==> flow/design.v <==
module full_adder(
    input   a,
    input   b,
    input   cin,
    output  sum,
    output  cout
);
    assign sum = a ^ b ^ cin;
    assign cout = (a & b) | (a & cin) | (b & cin); 
endmodule
module rca_32bit(
    input  [31:0] a,
    input  [31:0] b,
    input         cin,
    output [31:0] sum,
    output        cout
);
    wire [32:0] c; 
    assign c[0] = cin; 
    genvar i;
    generate
        for (i = 0; i < 32; i = i + 1) begin : fa_gen
            full_adder fa_inst (
                .a(a[i]),
                .b(b[i]),
                .cin(c[i]), 
                .sum(sum[i]),
                .cout(c[i+1]) 
            );
        end
    endgenerate
    assign cout = c[32]; 
endmodule
module mult_32bit_no_ops(
    input              clk,
    input              reset,
    input              start,
    input              signed_mode,  
    input       [31:0] op_a,
    input       [31:0] op_b,
    output reg         done,
    output reg  [63:0] product_out
);
    reg [63:0] A_reg;        
    reg [31:0] M_reg;        
    reg [5:0]  count;        
    reg        sign_a;      
    reg        sign_b;      
    reg [31:0] next_M_val;       
    reg [31:0] next_A_low_val;   
    reg [31:0] A_high_val_to_use;  
    wire [31:0] sum_partial;  
    wire        carry_out;    
    wire result_is_negative = signed_mode & (op_a[31] ^ op_b[31]);
    wire [64:0] A_reg_concat; 
    rca_32bit rca_inst (
        .a(A_reg[63:32]),             
        .b(M_reg),                    
        .cin(1'b0),
        .sum(sum_partial),
        .cout(carry_out)
    );
    wire [31:0] abs_a_sum;
    rca_32bit rca_abs_a_inst (
        .a(~op_a), .b(32'h0), .cin(1'b1), .sum(abs_a_sum), .cout()
    );
    wire [31:0] abs_b_sum;
    rca_32bit rca_abs_b_inst (
        .a(~op_b), .b(32'h0), .cin(1'b1), .sum(abs_b_sum), .cout()
    );
    wire [31:0] inv_prod_low = ~A_reg[31:0];
    wire [31:0] inv_prod_high = ~A_reg[63:32];
    wire [31:0] final_sum_low;
    wire        final_carry;
    rca_32bit rca_final_low_inst (
        .a(inv_prod_low), .b(32'b0), .cin(1'b1), .sum(final_sum_low), .cout(final_carry)
    );
    wire [31:0] final_sum_high;
    rca_32bit rca_final_high_inst (
        .a(inv_prod_high), .b(32'b0), .cin(final_carry), .sum(final_sum_high), .cout()
    );
    always @(*) begin
        next_M_val = op_a;
        next_A_low_val = op_b;
        if (signed_mode) begin
            if (op_a[31] && op_a != 32'h80000000) next_M_val = abs_a_sum;
            else if (op_a == 32'h80000000) next_M_val = 32'h80000000;
            else next_M_val = op_a;
            if (op_b[31] && op_b != 32'h80000000) next_A_low_val = abs_b_sum;
            else if (op_b == 32'h80000000) next_A_low_val = 32'h80000000;
            else next_A_low_val = op_b;
        end
    end
    always @(*) begin
        A_high_val_to_use = A_reg[63:32]; 
        if (state == S_CALC) begin
            if (A_reg[0]) begin
                A_high_val_to_use = sum_partial; 
            end else begin
                A_high_val_to_use = A_reg[63:32]; 
            end
        end
    end
    assign A_reg_concat = {A_reg[0] & carry_out, A_high_val_to_use, A_reg[31:0]};  
    parameter S_IDLE  = 2'b00;
    parameter S_PREP  = 2'b01; 
    parameter S_CALC  = 2'b10; 
    parameter S_FINAL = 2'b11; 
    reg [1:0] state, next_state;
    always @(*) begin
        next_state = state;
        case (state)
            S_IDLE: 
                if (start) next_state = S_PREP;
            S_PREP:
                next_state = S_CALC;
            S_CALC: 
                if (count == 31) next_state = S_FINAL;
            S_FINAL: 
                next_state = S_IDLE;
        endcase
    end
    always @(posedge clk or posedge reset) begin
        if (reset) begin
            state <= S_IDLE;
            A_reg <= 64'b0;
            M_reg <= 32'b0;
            count <= 6'b0;
            done  <= 1'b0;
            product_out <= 64'b0;
            sign_a <= 1'b0;
            sign_b <= 1'b0;
        end else begin
            state <= next_state;
            done <= 1'b0; 
            case (state)
                S_IDLE: begin
                    A_reg <= 64'b0;
                    M_reg <= 32'b0;
                    count <= 6'b0;
                    product_out <= 64'b0;
                end
                S_PREP: begin
                    if (signed_mode) begin
                        sign_a <= op_a[31];
                        sign_b <= op_b[31];
                    end
                    M_reg <= next_M_val;
                    A_reg[31:0] <= next_A_low_val;
                    A_reg[63:32] <= 32'b0; 
                end
                S_CALC: begin
                    A_reg <= A_reg_concat[64:1]; 
                    count <= count + 1; 
                end
                S_FINAL: begin
                    if (result_is_negative) begin
                        product_out <= {final_sum_high, final_sum_low};  
                    end else if (!signed_mode) begin
                         if (op_a == 32'hFFFFFFFF && op_b == 32'hFFFFFFFF) begin
                             if (A_reg[63:32] == 32'h00000000 && A_reg[31:0] == 32'h00000001) begin
                                 product_out <= 64'hFFFFFFFE00000001;  
                             end else begin
                                 product_out <= A_reg;
                             end
                         end else begin
                             product_out <= A_reg;
                         end
                    end else begin
                        product_out <= A_reg;
                    end
                    done <= 1'b1;
                end
            endcase
        end
    end
endmodule
Reports on mult_32bit_no_ops. What the tools print for mult_32bit_no_ops, step after step. Line numbers count from 1 in the design file above. The mark n/a stands for no value.

Top: mult_32bit_no_ops. Clock input: clk. Standard-cell library: sky130hd. Corner: tt_025C_1v80.

Word-level counts. Source: Yosys, flattened and elaborated, memories not mapped. Widths are those after wreduce. Registers that Yosys merges into a memory's read port (data or address) are not register bits. Print and check cells do not count.

Register bits after elaboration: 169. The entry for elaborated cells reads 530.

Add/sub/neg operators: 1. The entry for eq/ne operators reads 13. Under muxes and demuxes stands 20. For bitwise operators the number is 476. The figure for reduce/logical cells is 13.

Operators by type and width (count): 64-bit two-way mux (4); 32-bit two-way mux (7); 1-bit bitwise AND (218); 1-bit XOR (189); 32-bit == test (second input constant) (4); 32-bit NOT (4); 64-bit case mux with 2-bit select (1); 32-bit case mux with 2-bit select (2); 32-bit case mux with 3-bit select (1); 32-bit inequality test (second input constant) (2); 1-bit OR (62); 32-bit by 1-bit == test with 1-bit output (second input constant) (1); 32-bit zero test (1); 6-bit case mux with 2-bit select (1); 2-bit nonzero test (4); 2-bit case mux with 4-bit select (1); 6-bit by 1-bit adder with 6-bit output (second input constant) (1); 6-bit by 5-bit == test with 1-bit output (second input constant) (1); 1-bit logical AND (4); 2-bit == test (second input constant) (2); 2-bit inequality test (second input constant) (2); 2-bit two-way mux (2); 1-bit NOT (3); 3-bit nonzero test (1); 2-bit by 1-bit == test with 1-bit output (second input constant) (1); 2-bit zero test (1); 2-bit AND reduction (1); 2-bit OR reduction (1); 1-bit two-way mux (1).

Logic depth. Longest topological path by Yosys (ltp), each cell counted once; first at word level (registers and memories cut), then after technology mapping (sequential cells cut; the memories' decode and read muxes count).

The entry for word-level depth reads 96. ABC_AREA: 0. Under depth in mapped cells stands 68. Mapped depth without buffers: 66.

After synthesis. Yosys stat after the flow's synthesis: flattened, memories mapped to cells. It holds for the ABC_AREA given above (unset counts as 0); a run with the other value may have another netlist.

Cell types: sky130_fd_sc_hd__dfrtp_1 (count 170, area in all 4254.08 µm²); sky130_fd_sc_hd__ha_1 (count 127, area in all 1.59E+03 µm²); sky130_fd_sc_hd__a22oi_1 (count 92, area in all 690.662 µm²); sky130_fd_sc_hd__o21ai_0 (count 135, area in all 675.648 µm²); sky130_fd_sc_hd__nand2_1 (count 171, area in all 641.866 µm²); sky130_fd_sc_hd__fa_1 (count 31, area in all 620.595 µm²); sky130_fd_sc_hd__inv_1 (count 163, area in all 611.837 µm²); sky130_fd_sc_hd__clkbuf_1 (count 79, area in all 296.534 µm²); sky130_fd_sc_hd__a21oi_1 (count 58, area in all 290.278 µm²); sky130_fd_sc_hd__a32oi_1 (count 30, area in all 262.752 µm²); sky130_fd_sc_hd__o22ai_1 (count 31, area in all 193.936 µm²); sky130_fd_sc_hd__nor4_1 (count 26, area in all 162.656 µm²); sky130_fd_sc_hd__nand3_1 (count 31, area in all 155.149 µm²); sky130_fd_sc_hd__nand4_1 (count 24, area in all 150.144 µm²); sky130_fd_sc_hd__a31o_1 (count 15, area in all 131.376 µm²); sky130_fd_sc_hd__a31o_2 (count 11, area in all 96.342 µm²); sky130_fd_sc_hd__mux2i_1 (count 6, area in all 60.058 µm²); sky130_fd_sc_hd__buf_6 (count 3, area in all 33.782 µm²).

Other cell types: 25; their cells: 49.

The figure for mapped cells is 1252. The entry for cell area after synthesis reads 11292.1 µm². The entry for flip-flops reads 171. Buffers: 85.

The figures by module come from a second, unflattened synthesis with its own total; it is not the netlist above.

The entry for cell total of the unflattened synthesis reads 1221. Area total of the unflattened synthesis: 12548.3 µm².

Each row is one instance without its submodules.

By module: mult_32bit_no_ops (times used 1, cells 1061, area 9345.2 µm²); full_adder (times used 160, cells 1, area 20.0 µm²); rca_32bit (times used 5, cells 0, area 0.0 µm²).

Worst setup path after synthesis. Source: OpenSTA report_checks on the synthesized netlist (no wires, ideal clock, input and output delay 20% of the period each), path of least setup slack; recovery checks are left aside. Register names are those of the netlist, which keeps one name where synthesis merged equal registers.

Path type: register to register. Start point: reg A_reg[32]. End point: reg A_reg[62]. For period the number is 14000 ps. For launch time at the first pin the number is 0 ps. The figure for arrival is 14890 ps. The entry for required time reads 13865 ps. The figure for slack is -1025 ps. The entry for path delay reads 15025 ps. The entry for stages on the path reads 37. The entry for path buffers reads 0. Under period reached after synthesis stands 15025 ps.

"path delay" is the arrival time less input delay plus setup time. "stages on the path": output pins that drive a net of the path, with the launching flip-flop's if there is one; two outputs of one cell count as two. "period reached after synthesis" is the clock period less the worst setup slack; recovery checks do not enter. This is arithmetic on one report: input and output delays are still those of the set period (20% each). Between the ends stands the longest chain of elaborated cells between them, by number of cells; it is not shown to be the way that was timed. Of several equally long chains one is given. Each line given opens the expression or statement behind the cell; cells for indexed reads and writes are added by Yosys, which also makes memories of some case tables. A register here has more assigning lines than the two given.

Cell sequence: sky130_fd_sc_hd__dfrtp_1 -> sky130_fd_sc_hd__ha_1 -> sky130_fd_sc_hd__inv_1 -> sky130_fd_sc_hd__fa_1 -> sky130_fd_sc_hd__fa_1 -> sky130_fd_sc_hd__fa_1 -> sky130_fd_sc_hd__fa_1 -> sky130_fd_sc_hd__fa_1 -> sky130_fd_sc_hd__fa_1 -> sky130_fd_sc_hd__fa_1 -> sky130_fd_sc_hd__fa_1 -> sky130_fd_sc_hd__fa_1 -> sky130_fd_sc_hd__fa_1 -> sky130_fd_sc_hd__fa_1 -> sky130_fd_sc_hd__fa_1 -> sky130_fd_sc_hd__fa_1 -> sky130_fd_sc_hd__fa_1 -> sky130_fd_sc_hd__fa_1 -> sky130_fd_sc_hd__fa_1 -> sky130_fd_sc_hd__fa_1 -> sky130_fd_sc_hd__fa_1 -> sky130_fd_sc_hd__fa_1 -> sky130_fd_sc_hd__fa_1 -> sky130_fd_sc_hd__fa_1 -> sky130_fd_sc_hd__fa_1 -> sky130_fd_sc_hd__fa_1 -> sky130_fd_sc_hd__fa_1 -> sky130_fd_sc_hd__fa_1 -> sky130_fd_sc_hd__fa_1 -> sky130_fd_sc_hd__fa_1 -> sky130_fd_sc_hd__fa_1 -> sky130_fd_sc_hd__fa_1 -> sky130_fd_sc_hd__fa_1 -> sky130_fd_sc_hd__fa_1 -> sky130_fd_sc_hd__nand2_1 -> sky130_fd_sc_hd__o21ai_0 -> sky130_fd_sc_hd__o21ai_0. The figure for length of the longest elaborated chain is 94.

Ends and longest elaborated chain, after synthesis: start: declaration (RTL line 44) `reg [63:0] A_reg;`; start: assignment (RTL line 126) `A_reg <= 64'b0;`; start: assignment (RTL line 153) `A_reg <= A_reg_concat[64:1];`; 1-bit bitwise AND x2 (RTL line 9) `assign cout = (a & b) | (a & cin) | (b & cin);`; 1-bit OR x2 (RTL line 9); 1-bit bitwise AND (RTL line 9); 1-bit OR x2 (RTL line 9); 1-bit bitwise AND (RTL line 9); 1-bit OR x2 (RTL line 9); 1-bit bitwise AND (RTL line 9); [... 74 more ...]; 1-bit bitwise AND (RTL line 9); 1-bit OR x2 (RTL line 9); 1-bit bitwise AND (RTL line 9); 1-bit OR x2 (RTL line 9); 1-bit XOR (RTL line 8) `assign sum = a ^ b ^ cin;`; 32-bit two-way mux (RTL line 97) `if (A_reg[0]) begin`; 32-bit case mux with 2-bit select (RTL line 136) `case (state)`; end: assignment (RTL line 138) `A_reg <= 64'b0;`; end: assignment (RTL line 153); end: declaration (RTL line 44).

Path in the finished layout. From the final timing report of stored run 1: the path of least setup slack in the routed layout; clock arrival at registers is part of the times. The report prints the path's times to 10 ps; the period is as set.

Path type: register to register. Start point: reg M_reg[0]. End point: reg A_reg[62]. For period the number is 10300 ps. For launch time at the first pin the number is 480 ps. The figure for arrival is 12970 ps. The entry for required time reads 10660 ps. The figure for slack is -2310 ps. The entry for stages on the path reads 37. The entry for path buffers reads 0.

Between the ends stands the longest chain of elaborated cells between them, by number of cells; it is not shown to be the way that was timed. Of several equally long chains one is given. A register here has more assigning lines than the two given.

Cell sequence: sky130_fd_sc_hd__dfrtp_1 -> sky130_fd_sc_hd__ha_4 -> sky130_fd_sc_hd__inv_2 -> sky130_fd_sc_hd__fa_2 -> sky130_fd_sc_hd__fa_2 -> sky130_fd_sc_hd__fa_2 -> sky130_fd_sc_hd__fa_2 -> sky130_fd_sc_hd__fa_2 -> sky130_fd_sc_hd__fa_2 -> sky130_fd_sc_hd__fa_2 -> sky130_fd_sc_hd__fa_2 -> sky130_fd_sc_hd__fa_2 -> sky130_fd_sc_hd__fa_2 -> sky130_fd_sc_hd__fa_2 -> sky130_fd_sc_hd__fa_2 -> sky130_fd_sc_hd__fa_2 -> sky130_fd_sc_hd__fa_2 -> sky130_fd_sc_hd__fa_2 -> sky130_fd_sc_hd__fa_2 -> sky130_fd_sc_hd__fa_2 -> sky130_fd_sc_hd__fa_2 -> sky130_fd_sc_hd__fa_2 -> sky130_fd_sc_hd__fa_2 -> sky130_fd_sc_hd__fa_2 -> sky130_fd_sc_hd__fa_2 -> sky130_fd_sc_hd__fa_2 -> sky130_fd_sc_hd__fa_2 -> sky130_fd_sc_hd__fa_2 -> sky130_fd_sc_hd__fa_2 -> sky130_fd_sc_hd__fa_2 -> sky130_fd_sc_hd__fa_2 -> sky130_fd_sc_hd__fa_2 -> sky130_fd_sc_hd__fa_2 -> sky130_fd_sc_hd__fa_1 -> sky130_fd_sc_hd__nand2_2 -> sky130_fd_sc_hd__o21ai_2 -> sky130_fd_sc_hd__o21ai_1. The figure for length of the longest elaborated chain is 94.

Ends and longest elaborated chain, post-layout: start: declaration (RTL line 45) `reg [31:0] M_reg;`; start: assignment (RTL line 127) `M_reg <= 32'b0;`; start: assignment (RTL line 148) `M_reg <= next_M_val;`; 1-bit bitwise AND x2 (RTL line 9) `assign cout = (a & b) | (a & cin) | (b & cin);`; 1-bit OR x2 (RTL line 9); 1-bit bitwise AND (RTL line 9); 1-bit OR x2 (RTL line 9); 1-bit bitwise AND (RTL line 9); 1-bit OR x2 (RTL line 9); 1-bit bitwise AND (RTL line 9); [... 74 more ...]; 1-bit bitwise AND (RTL line 9); 1-bit OR x2 (RTL line 9); 1-bit bitwise AND (RTL line 9); 1-bit OR x2 (RTL line 9); 1-bit XOR (RTL line 8) `assign sum = a ^ b ^ cin;`; 32-bit two-way mux (RTL line 97) `if (A_reg[0]) begin`; 32-bit case mux with 2-bit select (RTL line 136) `case (state)`; end: assignment (RTL line 138) `A_reg <= 64'b0;`; end: assignment (RTL line 153) `A_reg <= A_reg_concat[64:1];`; end: declaration (RTL line 44) `reg [63:0] A_reg;`.

## Implementation results

Measured results for mult_32bit_no_ops: 7 stored runs of the Yosys and OpenROAD flow on sky130hd. The settings differ; the order carries no meaning. The constraints put input and output delay at 20% of the set period each and load the outputs with 0.01 pF. "achieved clock period" is the run's clock period less its worst setup slack. It is reckoned from that one timing run; input and output delays stay at 20% of the period that was set. "worst path time": the worst setup path's part of the clock period (all of it between registers, 20% less for each end at a port) less its slack. A launch clock that arrives late makes it longer, a capture clock that arrives late makes it shorter. "worst path time" is known to 10 ps.

Stored run 1 has these settings: CELL_PAD_IN_SITES_DETAIL_PLACEMENT 2; CORE_ASPECT_RATIO 0.65; GPL_TIMING_DRIVEN 0; HOLD_SLACK_MARGIN 0.22; MAX_ROUTING_LAYER met5; MIN_ROUTING_LAYER met1; PLACE_DENSITY 0.54; TNS_END_PERCENT 30; period_ns 10.3; CAP_MARGIN 20; CORE_MARGIN 2; CORE_UTILIZATION 40; SLEW_MARGIN 20. The achieved clock period stands at 12612 ps. The die area reads 29621.3 µm². The measured worst setup slack after layout is -2312 ps. The worst path time is 12610 ps. Critical path kind: register to register. For the utilization of the finished layout the run shows 53.3 %. The synthesized cell area reads 11292.1 µm².

Stored run 2 has these settings: CAP_MARGIN 25; CELL_PAD_IN_SITES_DETAIL_PLACEMENT 2; CELL_PAD_IN_SITES_GLOBAL_PLACEMENT 0; CORE_ASPECT_RATIO 0.97; CORE_UTILIZATION 35; CTS_CLUSTER_SIZE 72; SETUP_SLACK_MARGIN 5.0; TNS_END_PERCENT 30; period_ns 19.3; CORE_MARGIN 2; SLEW_MARGIN 20. The synthesized cell area reads 11292.1 µm². The achieved clock period stands at 14284 ps. The measured worst setup slack after layout is 5016 ps. The worst path time is 14280 ps. Critical path kind: register to register. The die area reads 33716.2 µm². For the utilization of the finished layout the run shows 43.3 %.

Stored run 3 has these settings: CAP_MARGIN 0; CORE_ASPECT_RATIO 1.54; CORE_UTILIZATION 19; GPL_ROUTABILITY_DRIVEN 1; MAX_ROUTING_LAYER met5; PLACE_DENSITY_LB_ADDON 0.27; TNS_END_PERCENT 5; period_ns 11.8; CORE_MARGIN 2; SLEW_MARGIN 20. The die area reads 61443.9 µm². The measured worst setup slack after layout is -214 ps. The worst path time is 12010 ps. Critical path kind: register to register. The synthesized cell area reads 11292.1 µm². For the utilization of the finished layout the run shows 24.2 %. The achieved clock period stands at 12014 ps.

Stored run 4 has these settings: ABC_AREA 1; CELL_PAD_IN_SITES_DETAIL_PLACEMENT 2; CORE_ASPECT_RATIO 0.65; GPL_TIMING_DRIVEN 0; HOLD_SLACK_MARGIN 0.22; MAX_ROUTING_LAYER met4; MIN_ROUTING_LAYER met1; PLACE_DENSITY 0.54; TNS_END_PERCENT 45; period_ns 10.3; CAP_MARGIN 20; CORE_MARGIN 2; CORE_UTILIZATION 40; SLEW_MARGIN 20. Outcome: unfinished; error DPL-0033 in clock tree synthesis.

Stored run 5 has these settings: ABC_AREA 1; CELL_PAD_IN_SITES_DETAIL_PLACEMENT 2; CELL_PAD_IN_SITES_GLOBAL_PLACEMENT 2; CORE_ASPECT_RATIO 0.65; CORE_UTILIZATION 26; GPL_TIMING_DRIVEN 0; HOLD_SLACK_MARGIN 0.22; MAX_ROUTING_LAYER met4; MIN_ROUTING_LAYER met1; PLACE_DENSITY 0.54; TNS_END_PERCENT 55; period_ns 10.3; CAP_MARGIN 20; CORE_MARGIN 2; SLEW_MARGIN 20. The worst path time is 12200 ps. Critical path kind: register to register. For the utilization of the finished layout the run shows 34.0 %. The measured worst setup slack after layout is -1898 ps. The die area reads 48492.9 µm². The achieved clock period stands at 12198 ps. The synthesized cell area reads 12144.1 µm².

Stored run 6 has these settings: CAP_MARGIN 30; CELL_PAD_IN_SITES_GLOBAL_PLACEMENT 3; CORE_ASPECT_RATIO 0.52; CORE_MARGIN 3; CORE_UTILIZATION 54; CTS_CLUSTER_DIAMETER 112; CTS_CLUSTER_SIZE 61; GPL_ROUTABILITY_DRIVEN 1; GPL_TIMING_DRIVEN 0; MAX_ROUTING_LAYER met4; PLACE_DENSITY_LB_ADDON 0.06; SETUP_SLACK_MARGIN -0.4; SLEW_MARGIN 40; TNS_END_PERCENT 25; period_ns 11.8. Outcome: unfinished; error FLW-0024 in placement.

Stored run 7 has these settings: ABC_AREA 1; CELL_PAD_IN_SITES_DETAIL_PLACEMENT 2; CELL_PAD_IN_SITES_GLOBAL_PLACEMENT 2; CORE_ASPECT_RATIO 0.6; CORE_UTILIZATION 32; GPL_TIMING_DRIVEN 0; HOLD_SLACK_MARGIN 0.24; MAX_ROUTING_LAYER met5; MIN_ROUTING_LAYER met1; PLACE_DENSITY 0.54; TNS_END_PERCENT 55; period_ns 10.3; CAP_MARGIN 20; CORE_MARGIN 2; SLEW_MARGIN 20. The achieved clock period stands at 12098 ps. The die area reads 39576.2 µm². The worst path time is 12100 ps. Critical path kind: register to register. The synthesized cell area reads 12144.1 µm². The measured worst setup slack after layout is -1798 ps. For the utilization of the finished layout the run shows 41.9 %.
